==> flow/design.v <==
module dffhr (d, r, clk, q);
  parameter WIDTH = 1;
  input 			r;
  input 			clk;
  input 	[WIDTH-1:0] 	d;
  output 	[WIDTH-1:0] 	q;
  reg 		[WIDTH-1:0] 	q;
  always @ (posedge clk) 
    if ( r ) 
      q <= {WIDTH{1'b0}};
    else
      q <= d;
endmodule  
module sha1_round (cv_in, w, round, cv_out);
   input [159:0] cv_in;
   input [31:0]  w;
   input [6:0]   round;
   output [159:0] cv_out;
   reg [31:0]     k;
   reg [31:0]     f;
   wire [31:0]    a_shift;
   wire [31:0]    b_shift;
   wire [31:0]    add_result;
   wire [31:0]    a = cv_in[159:128];
   wire [31:0]    b = cv_in[127:96];
   wire [31:0]    c = cv_in[95:64];
   wire [31:0]    d = cv_in[63:32];
   wire [31:0]    e = cv_in[31:0];
   always @(round)
     begin
        k = 32'd0;
        if ((round >= 7'd0) && (round <= 7'd19))
          k = 32'h5A827999;
        if ((round >= 7'd20) && (round <= 7'd39))
          k = 32'h6ED9EBA1;
        if ((round >= 7'd40) && (round <= 7'd59))
          k = 32'h8F1BBCDC;
        if ((round >= 7'd60) && (round <= 7'd79))
          k = 32'hCA62C1D6;
     end  
   always @(round or b or c or d)
     begin
        f = 32'd0;
        if ((round >= 7'd0) && (round <= 7'd19))
          f = ((b & c) | (~b & d));
        if ((round >= 7'd20) && (round <= 7'd39))
          f = (b ^ c ^ d);
        if ((round >= 7'd40) && (round <= 7'd59))
          f = ((b & c) | (b & d) | (c & d));
        if ((round >= 7'd60) && (round <= 7'd79))
          f = (b ^ c ^ d);
     end  
   assign a_shift = {a[26:0], a[31:27]};
   assign b_shift = {b[1:0], b[31:2]};
   assign add_result = (a_shift + ((f + k) + (e + w)));
   assign cv_out = {add_result, a, b_shift, c, d};
endmodule  
module sha1_exec(clk, reset, start, data_in, load_in, cv, 
  use_prev_cv, busy, out_valid, cv_next);
   input clk, reset;     
   input start;
   input [31:0] data_in;
   input load_in;
   input [159:0] cv;
   input use_prev_cv;
   output        busy;
   output        out_valid;
   output [159:0] cv_next;  
   reg            busy;         
   reg            out_valid;    
   reg [6:0]      rnd_cnt_d;    
   wire [6:0]     rnd_cnt_q;    
   wire [159:0]   rnd_d;        
   wire [159:0]   rnd_q;
   wire [159:0]   sha1_round_wire;   
   wire [159:0]   cv_d;         
   wire [159:0]   cv_q;         
   wire [159:0]   cv_next_d;    
   wire [159:0]   cv_next_q;
   parameter      IDLE = 2'b00;
   parameter      CALC = 2'b01;
   parameter      VALID_OUT = 2'b10;
   parameter      VALID_OUT2 = 2'b11;
   wire [1:0]     state; 
   reg [1:0]      next_state;
   wire [511:0]   w_d;
   wire [511:0]   w_q;
   wire [511:0]   w_temp;
   wire [31:0]    w;    
   wire [31:0]    w_gen_temp = w_temp[511:480] ^ w_temp[447:416] ^ 
                  w_temp[255:224] ^ w_temp[95:64];  
   wire [31:0]    w_gen = {w_gen_temp[30:0], w_gen_temp[31]};
   assign         w_d = ((load_in == 1'b1) ? w_temp :
                  ((rnd_cnt_q < 7'd15) ? w_temp : 
                  {w_gen, w_temp[479:0]}));
   assign w_temp = (state == CALC) ? {w_q[479:0], w_q[511:480]} : 
     ((load_in == 1'b1) ? {w_q[479:0], data_in} : w_q);
   assign w = w_q[511:480];
   sha1_round sha1_round(.cv_in(rnd_q), .w(w), .round(rnd_cnt_q),
                           .cv_out(sha1_round_wire));
   assign         rnd_d = ((state == CALC) ? sha1_round_wire : 
     (use_prev_cv == 1'b1) ? cv_next_q : cv);
   assign         cv_d = ((state == CALC) ? cv_q : 
     (use_prev_cv == 1'b1) ? cv_next_q : cv);
   assign         cv_next_d = (state == VALID_OUT) ? 
                                ({cv_q[159:128] + rnd_q[159:128],
                                  cv_q[127:96] + rnd_q[127:96],
                                  cv_q[95:64] + rnd_q[95:64],
                                  cv_q[63:32] + rnd_q[63:32],
                                  cv_q[31:0] + rnd_q[31:0]}) :
                                  (cv_next_q);
   assign         cv_next = cv_next_q;
   always @(state or start or rnd_cnt_q)
     begin
        out_valid = 1'b0;       
        busy = 1'b0;
        rnd_cnt_d = 7'b0000000;
        case (state)
          IDLE : begin
             out_valid = 1'b0;
             rnd_cnt_d = 7'b0000000;
             if (start) begin
                busy = 1'b1;
                next_state = CALC;
             end
             else begin
                busy = 1'b1;
                next_state = IDLE;
             end
          end  
          CALC : begin
             busy = 1'b1;
             out_valid = 1'b0;
             if (start) begin
                next_state = IDLE;
                rnd_cnt_d = 7'd0000000;
             end
             else if (rnd_cnt_q == 7'd79) begin
                next_state = VALID_OUT;
                rnd_cnt_d = 7'd0000000;
             end
             else begin
                next_state = CALC;
                rnd_cnt_d = rnd_cnt_q + 7'd0000001;
             end
          end  
          VALID_OUT : begin
             busy = 1'b1;
             out_valid = 1'b0;       
             if (start) begin
                next_state = IDLE;
                rnd_cnt_d = 7'd0000000;
             end else begin
                next_state = VALID_OUT2;
             end
          end     
          VALID_OUT2 : begin
             busy = 1'b0;
             out_valid = 1'b1;
             if (start) begin
                next_state = CALC;
             end
             else begin
                next_state = IDLE;
             end
          end
          default : begin
             next_state = IDLE;
          end
        endcase
     end          
   dffhr #(7) rnd_cnt_reg (.d(rnd_cnt_d), .q(rnd_cnt_q),
                           .clk(clk), .r(reset));
   dffhr #(2) state_reg (.d(next_state), .q(state), 
                         .clk(clk), .r(reset)); 
   dffhr #(512) w_reg (.d(w_d), .q(w_q), .clk(clk), .r(reset));
   dffhr #(160) cv_reg (.d(cv_d), .q(cv_q), .clk(clk), .r(reset));
   dffhr #(160) rnd_reg (.d(rnd_d), .q(rnd_q), .clk(clk), .r(reset));
   dffhr #(160) cv_next_reg (.d(cv_next_d), .q(cv_next_q),
                             .clk(clk), .r(reset));   
endmodule  
### Tool chain data of sha1_exec

Tool output for the design above, in the order of the flow.
Line numbers count from 1 in the design file above.
Operators carry their Yosys type and port widths (W data, S select, Z words).
Cell names lack the library's common part.
The mark - stands for no value.

| set-up | value |
|---|---|
| top module | sha1_exec |
| clock input | clk |
| cell library | sky130hd |
| library corner | tt_025C_1v80 |

### After elaboration

Counts by Yosys on the flattened word-level netlist (proc, flatten, opt, wreduce; memories kept). Register bits leave out memories and registers merged into their read ports (data or address); mux counts leave out enables and synchronous resets folded into registers. Print and check cells are left out. Cells with the same type and inputs are merged into one.

| bit counts | value |
|---|---|
| bits of input ports | 197 |
| bits in registers | 1001 |
| cells after elaboration | 74 |

| cells by class | value |
|---|---|
| bitwise gates (word level) | 13 |
| magnitude comparators | 9 |
| reductions and logical operators | 8 |
| equality and inequality tests | 4 |
| multiplexer cells | 24 |
| add/subtract/negate cells | 10 |

Operators by type and width:

| kind | number |
|---|---|
| $mux W512 | 4 |
| $mux W160 | 2 |
| $add A32 B32 Y32 | 9 |
| $mux W32 | 6 |
| $xor A32 B32 Y32 | 5 |
| $and A32 B32 Y32 | 4 |
| $or A32 B32 Y32 | 3 |
| $mux W31 | 2 |
| $not A32 Y32 | 1 |
| $ge A7 B6 Y1 const B | 2 |
| $le A7 B6 Y1 const B | 2 |
| $pmux W7 S2 | 1 |
| $mux W7 | 2 |
| $add A7 B1 Y7 const B | 1 |
| $ge A7 B1 Y1 const B | 1 |
| $lt A7 B4 Y1 const B | 1 |
| $ge A7 B5 Y1 const B | 1 |
| $le A7 B5 Y1 const B | 1 |
| $le A7 B7 Y1 const B | 1 |
| $eq A7 B7 Y1 const B | 1 |
| $reduce_or A3 Y1 | 2 |
| $pmux W2 S3 | 1 |
| $mux W2 | 3 |
| $logic_and A1 B1 Y1 | 4 |
| $eq A2 B2 Y1 const B | 2 |
| $pmux W1 S2 | 2 |
| $eq A2 B1 Y1 const B | 1 |
| $logic_not A2 Y1 | 1 |

Other operator kinds: 2; their cells: 2.

### Logic depth

Depth = most cells in a row (Yosys ltp): at word level without a register or memory, in the mapped netlist without a sequential cell, where the memories' decode and read muxes count.

| depth | value |
|---|---|
| depth in word-level cells | 11 |
| ABC_AREA | 1 |
| depth in mapped cells | 33 |
| gate-level depth less buffers | 32 |

### Synthesis result

Yosys stat after the flow's synthesis: flattened, memories mapped to cells. It holds for the ABC_AREA given above (unset counts as 0); a run with the other value may have another netlist.

Cells by type:

| type | number |
|---|---|
| dfxtp_1 | 1003 |
| a21oi_1 | 966 |
| o21ai_0 | 926 |
| nand2_1 | 976 |
| nor2_1 | 934 |
| inv_1 | 925 |
| fa_1 | 126 |
| ha_1 | 192 |
| clkbuf_1 | 312 |
| xnor2_1 | 113 |
| nand3_1 | 186 |
| xor2_1 | 101 |
| o211ai_1 | 54 |
| mux2i_1 | 27 |
| o21bai_1 | 34 |
| o221ai_1 | 27 |
| nand4_1 | 34 |
| nor3_1 | 37 |

Not listed: further types 33, cells in them 251.

| synthesis totals | value |
|---|---|
| sequential area | 20079.3 um2 |
| mapped cells | 7224 |
| mapped area | 52323.9 um2 |
| flip-flop cells | 1003 |

### Path before layout

Path of least setup slack by OpenSTA after synthesis, without wires, with an ideal clock, recovery checks aside; 20% of the period is set as input and as output delay. Where synthesis merged equal registers, the netlist keeps one of their names.

| path post-synthesis | value |
|---|---|
| path kind | reg-to-reg |
| start point | reg rnd_cnt_reg.q[0] |
| end point | reg rnd_reg.q[157] |
| arrival time | 4.615 ns |
| driving pins on the path | 32 |
| setup slack | 3.252 ns |
| setup time | 0.132 ns |
| path delay | 4.747 ns |
| period | 8.0 ns |
| synthesis period reached | 4.748 ns |

"path delay" is the arrival time less input delay plus setup time.
"driving pins on the path": output pins that drive a net of the path, with the launching flip-flop's if there is one; two outputs of one cell count as two.
"synthesis period reached" is the clock period less the worst setup slack; recovery checks do not enter. This is arithmetic on one report: input and output delays are still those of the set period (20% each).
Between the ends stands the longest chain of elaborated cells between them, by number of cells; it is not shown to be the way that was timed. Of several equally long chains one is given.
Each line given opens the expression or statement behind the cell; cells for indexed reads and writes are added by Yosys, which also makes memories of some case tables.

| on the way, post-synthesis | value |
|---|---|
| path through | dfxtp_1 ha_1 inv_1 nor2_2 nand3_1 nand2_1 nor2_2 buf_6 nand2_4 buf_2 a21oi_1 o21ai_0 o221ai_1 fa_1 fa_1 fa_1 inv_1 ha_1 inv_1 fa_1 inv_1 nand2_1 nand3_1 nand2_1 nand2_1 inv_1 o21ai_0 nand2_1 nand2_1 nand2_1 nand3_1 a21oi_1 |
| cells in the longest elaborated chain | 10 |
| elaborated cells on any way between the ends | 24 |
| those cells by class | 3 x add/sub; 8 x compare; 9 x mux; 4 x reduce/logical |

Ends and longest elaborated chain, post-synthesis:

| item | line | text |
|---|---|---|
| start: declaration | 6 | `output [WIDTH-1:0] q;` |
| start: assignment | 10 | `q <= {WIDTH{1'b0}};` |
| start: assignment | 12 | `q <= d;` |
| $ge A7 B1 Y1 | 44 | `if ((round >= 7'd0) && (round <= 7'd19))` |
| $logic_and A1 B1 Y1 | 44 |  |
| $mux W32 | 44 |  |
| $mux W32 | 46 | `if ((round >= 7'd20) && (round <= 7'd39))` |
| $mux W32 | 48 | `if ((round >= 7'd40) && (round <= 7'd59))` |
| $mux W32 | 50 | `if ((round >= 7'd60) && (round <= 7'd79))` |
| $add A32 B32 Y32 x3 | 55 | `assign add_result = (a_shift + ((f + k) + (e + w)));` |
| $mux W160 | 101 | `assign         rnd_d = ((state == CALC) ? sha1_round_wire :` |
| end: assignment | 10 |  |
| end: assignment | 12 |  |
| end: declaration | 6 |  |

### Timing after layout

From the final timing report of run 1: the path of least setup slack in the routed layout; clock arrival at registers is part of the times.

| path after layout | value |
|---|---|
| path kind | reg-to-reg |
| start point | reg rnd_cnt_reg.q[0] |
| end point | reg rnd_reg.q[154] |
| arrival time | 6.91 ns |
| period | 12.2 ns |
| driving pins on the path | 27 |
| setup time | 0.08 ns |
| setup slack | 5.93 ns |

Between the ends stands the longest chain of elaborated cells between them, by number of cells; it is not shown to be the way that was timed. Of several equally long chains one is given.

| on the way, after layout | value |
|---|---|
| path through | dfxtp_1 ha_1 inv_1 nor2_1 nand3_1 nand2_1 inv_1 o21ai_0 o221ai_1 fa_1 inv_1 fa_1 inv_1 fa_1 inv_1 ha_1 nand3_1 nand2_1 a21boi_0 o21ai_0 nand3_1 nand2_1 nand2_1 nand3_1 nand2_1 nand3_1 a21oi_1 |
| cells in the longest elaborated chain | 10 |
| elaborated cells on any way between the ends | 24 |
| those cells by class | 3 x add/sub; 8 x compare; 9 x mux; 4 x reduce/logical |

Ends and longest elaborated chain, after layout:

| item | line | text |
|---|---|---|
| start: declaration | 6 | `output [WIDTH-1:0] q;` |
| start: assignment | 10 | `q <= {WIDTH{1'b0}};` |
| start: assignment | 12 | `q <= d;` |
| $ge A7 B1 Y1 | 44 | `if ((round >= 7'd0) && (round <= 7'd19))` |
| $logic_and A1 B1 Y1 | 44 |  |
| $mux W32 | 44 |  |
| $mux W32 | 46 | `if ((round >= 7'd20) && (round <= 7'd39))` |
| $mux W32 | 48 | `if ((round >= 7'd40) && (round <= 7'd59))` |
| $mux W32 | 50 | `if ((round >= 7'd60) && (round <= 7'd79))` |
| $add A32 B32 Y32 x3 | 55 | `assign add_result = (a_shift + ((f + k) + (e + w)));` |
| $mux W160 | 101 | `assign         rnd_d = ((state == CALC) ? sha1_round_wire :` |
| end: assignment | 10 |  |
| end: assignment | 12 |  |
| end: declaration | 6 |  |

FLOW RESULTS
============

Measured data: module sha1_exec, platform sky130hd, 4 stored runs of the flow under differing settings, order arbitrary. Input and output delays are each 20% of the period that was set; the output load is 0.01 pF.
"clock period reached": clock period set for the run, less the worst setup slack. It is reckoned from that one timing run; input and output delays stay at 20% of the period that was set.
"critical path time": the worst setup path's part of the clock period (all of it between registers, 20% less for each end at a port) less its slack. A launch clock that arrives late makes it longer, a capture clock that arrives late makes it shorter.
"total power after layout" is the tool's figure for a default switching activity; nothing was simulated.

#### Run 1

| setting | value |
|---|---|
| ABC_AREA | `1` |
| CORE_ASPECT_RATIO | `1.07` |
| CORE_UTILIZATION | `43` |
| MAX_ROUTING_LAYER | `met4` |
| MIN_ROUTING_LAYER | `met1` |
| PLACE_DENSITY_LB_ADDON | `0.14` |
| SETUP_SLACK_MARGIN | `-0.88` |
| TNS_END_PERCENT | `80` |
| period_ns | `12.2` |
| CAP_MARGIN | `20` |
| CORE_MARGIN | `2` |
| SLEW_MARGIN | `20` |

| result | value |
|---|---|
| lowest setup slack | 5.931 ns |
| full die area | 124493.0 um2 |
| worst hold slack in the final report | 0.453 ns |
| critical path time | 6.27 ns |
| kind of the worst setup path | reg-to-reg |
| final setup TNS | 0.000 ns |
| clock period reached | 6.269 ns |
| total power after layout | 9394 uW |
| utilization | 50.2 % |
| chip area after synthesis (Yosys) | 52323.9 um2 |
| standard-cell area after routing | 60636.9 um2 |

#### Run 2

| setting | value |
|---|---|
| period_ns | `8.0` |
| CAP_MARGIN | `20` |
| CORE_MARGIN | `2` |
| CORE_UTILIZATION | `40` |
| SLEW_MARGIN | `20` |

| result | value |
|---|---|
| lowest setup slack | 1.204 ns |
| full die area | 130213.0 um2 |
| worst hold slack in the final report | 0.447 ns |
| critical path time | 6.80 ns |
| kind of the worst setup path | reg-to-reg |
| final setup TNS | 0.000 ns |
| clock period reached | 6.796 ns |
| total power after layout | 12785 uW |
| utilization | 47.2 % |
| chip area after synthesis (Yosys) | 50936.4 um2 |
| standard-cell area after routing | 59533.3 um2 |

#### Run 3

| setting | value |
|---|---|
| ABC_AREA | `1` |
| CAP_MARGIN | `30` |
| CELL_PAD_IN_SITES_DETAIL_PLACEMENT | `1` |
| CELL_PAD_IN_SITES_GLOBAL_PLACEMENT | `1` |
| CORE_ASPECT_RATIO | `1.34` |
| CORE_UTILIZATION | `37` |
| CTS_CLUSTER_SIZE | `36` |
| GPL_ROUTABILITY_DRIVEN | `0` |
| GPL_TIMING_DRIVEN | `0` |
| HOLD_SLACK_MARGIN | `0.01` |
| MAX_ROUTING_LAYER | `met4` |
| PLACE_DENSITY_LB_ADDON | `0.19` |
| SETUP_SLACK_MARGIN | `-0.91` |
| period_ns | `11.0` |
| CORE_MARGIN | `2` |
| SLEW_MARGIN | `20` |

| result | value |
|---|---|
| lowest setup slack | 4.934 ns |
| full die area | 144471.0 um2 |
| worst hold slack in the final report | 0.447 ns |
| critical path time | 6.07 ns |
| kind of the worst setup path | reg-to-reg |
| final setup TNS | 0.000 ns |
| clock period reached | 6.066 ns |
| total power after layout | 10671 uW |
| utilization | 44.5 % |
| chip area after synthesis (Yosys) | 52323.9 um2 |
| standard-cell area after routing | 62362.3 um2 |

#### Run 4

| setting | value |
|---|---|
| GPL_ROUTABILITY_DRIVEN | `0` |
| GPL_TIMING_DRIVEN | `0` |
| period_ns | `8.0` |
| CAP_MARGIN | `20` |
| CORE_MARGIN | `2` |
| CORE_UTILIZATION | `40` |
| SLEW_MARGIN | `20` |

| result | value |
|---|---|
| lowest setup slack | 0.342 ns |
| full die area | 130213.0 um2 |
| worst hold slack in the final report | 0.448 ns |
| critical path time | 7.66 ns |
| kind of the worst setup path | reg-to-reg |
| final setup TNS | 0.000 ns |
| clock period reached | 7.658 ns |
| total power after layout | 12694 uW |
| utilization | 47.8 % |
| chip area after synthesis (Yosys) | 50936.4 um2 |
| standard-cell area after routing | 60195.2 um2 |
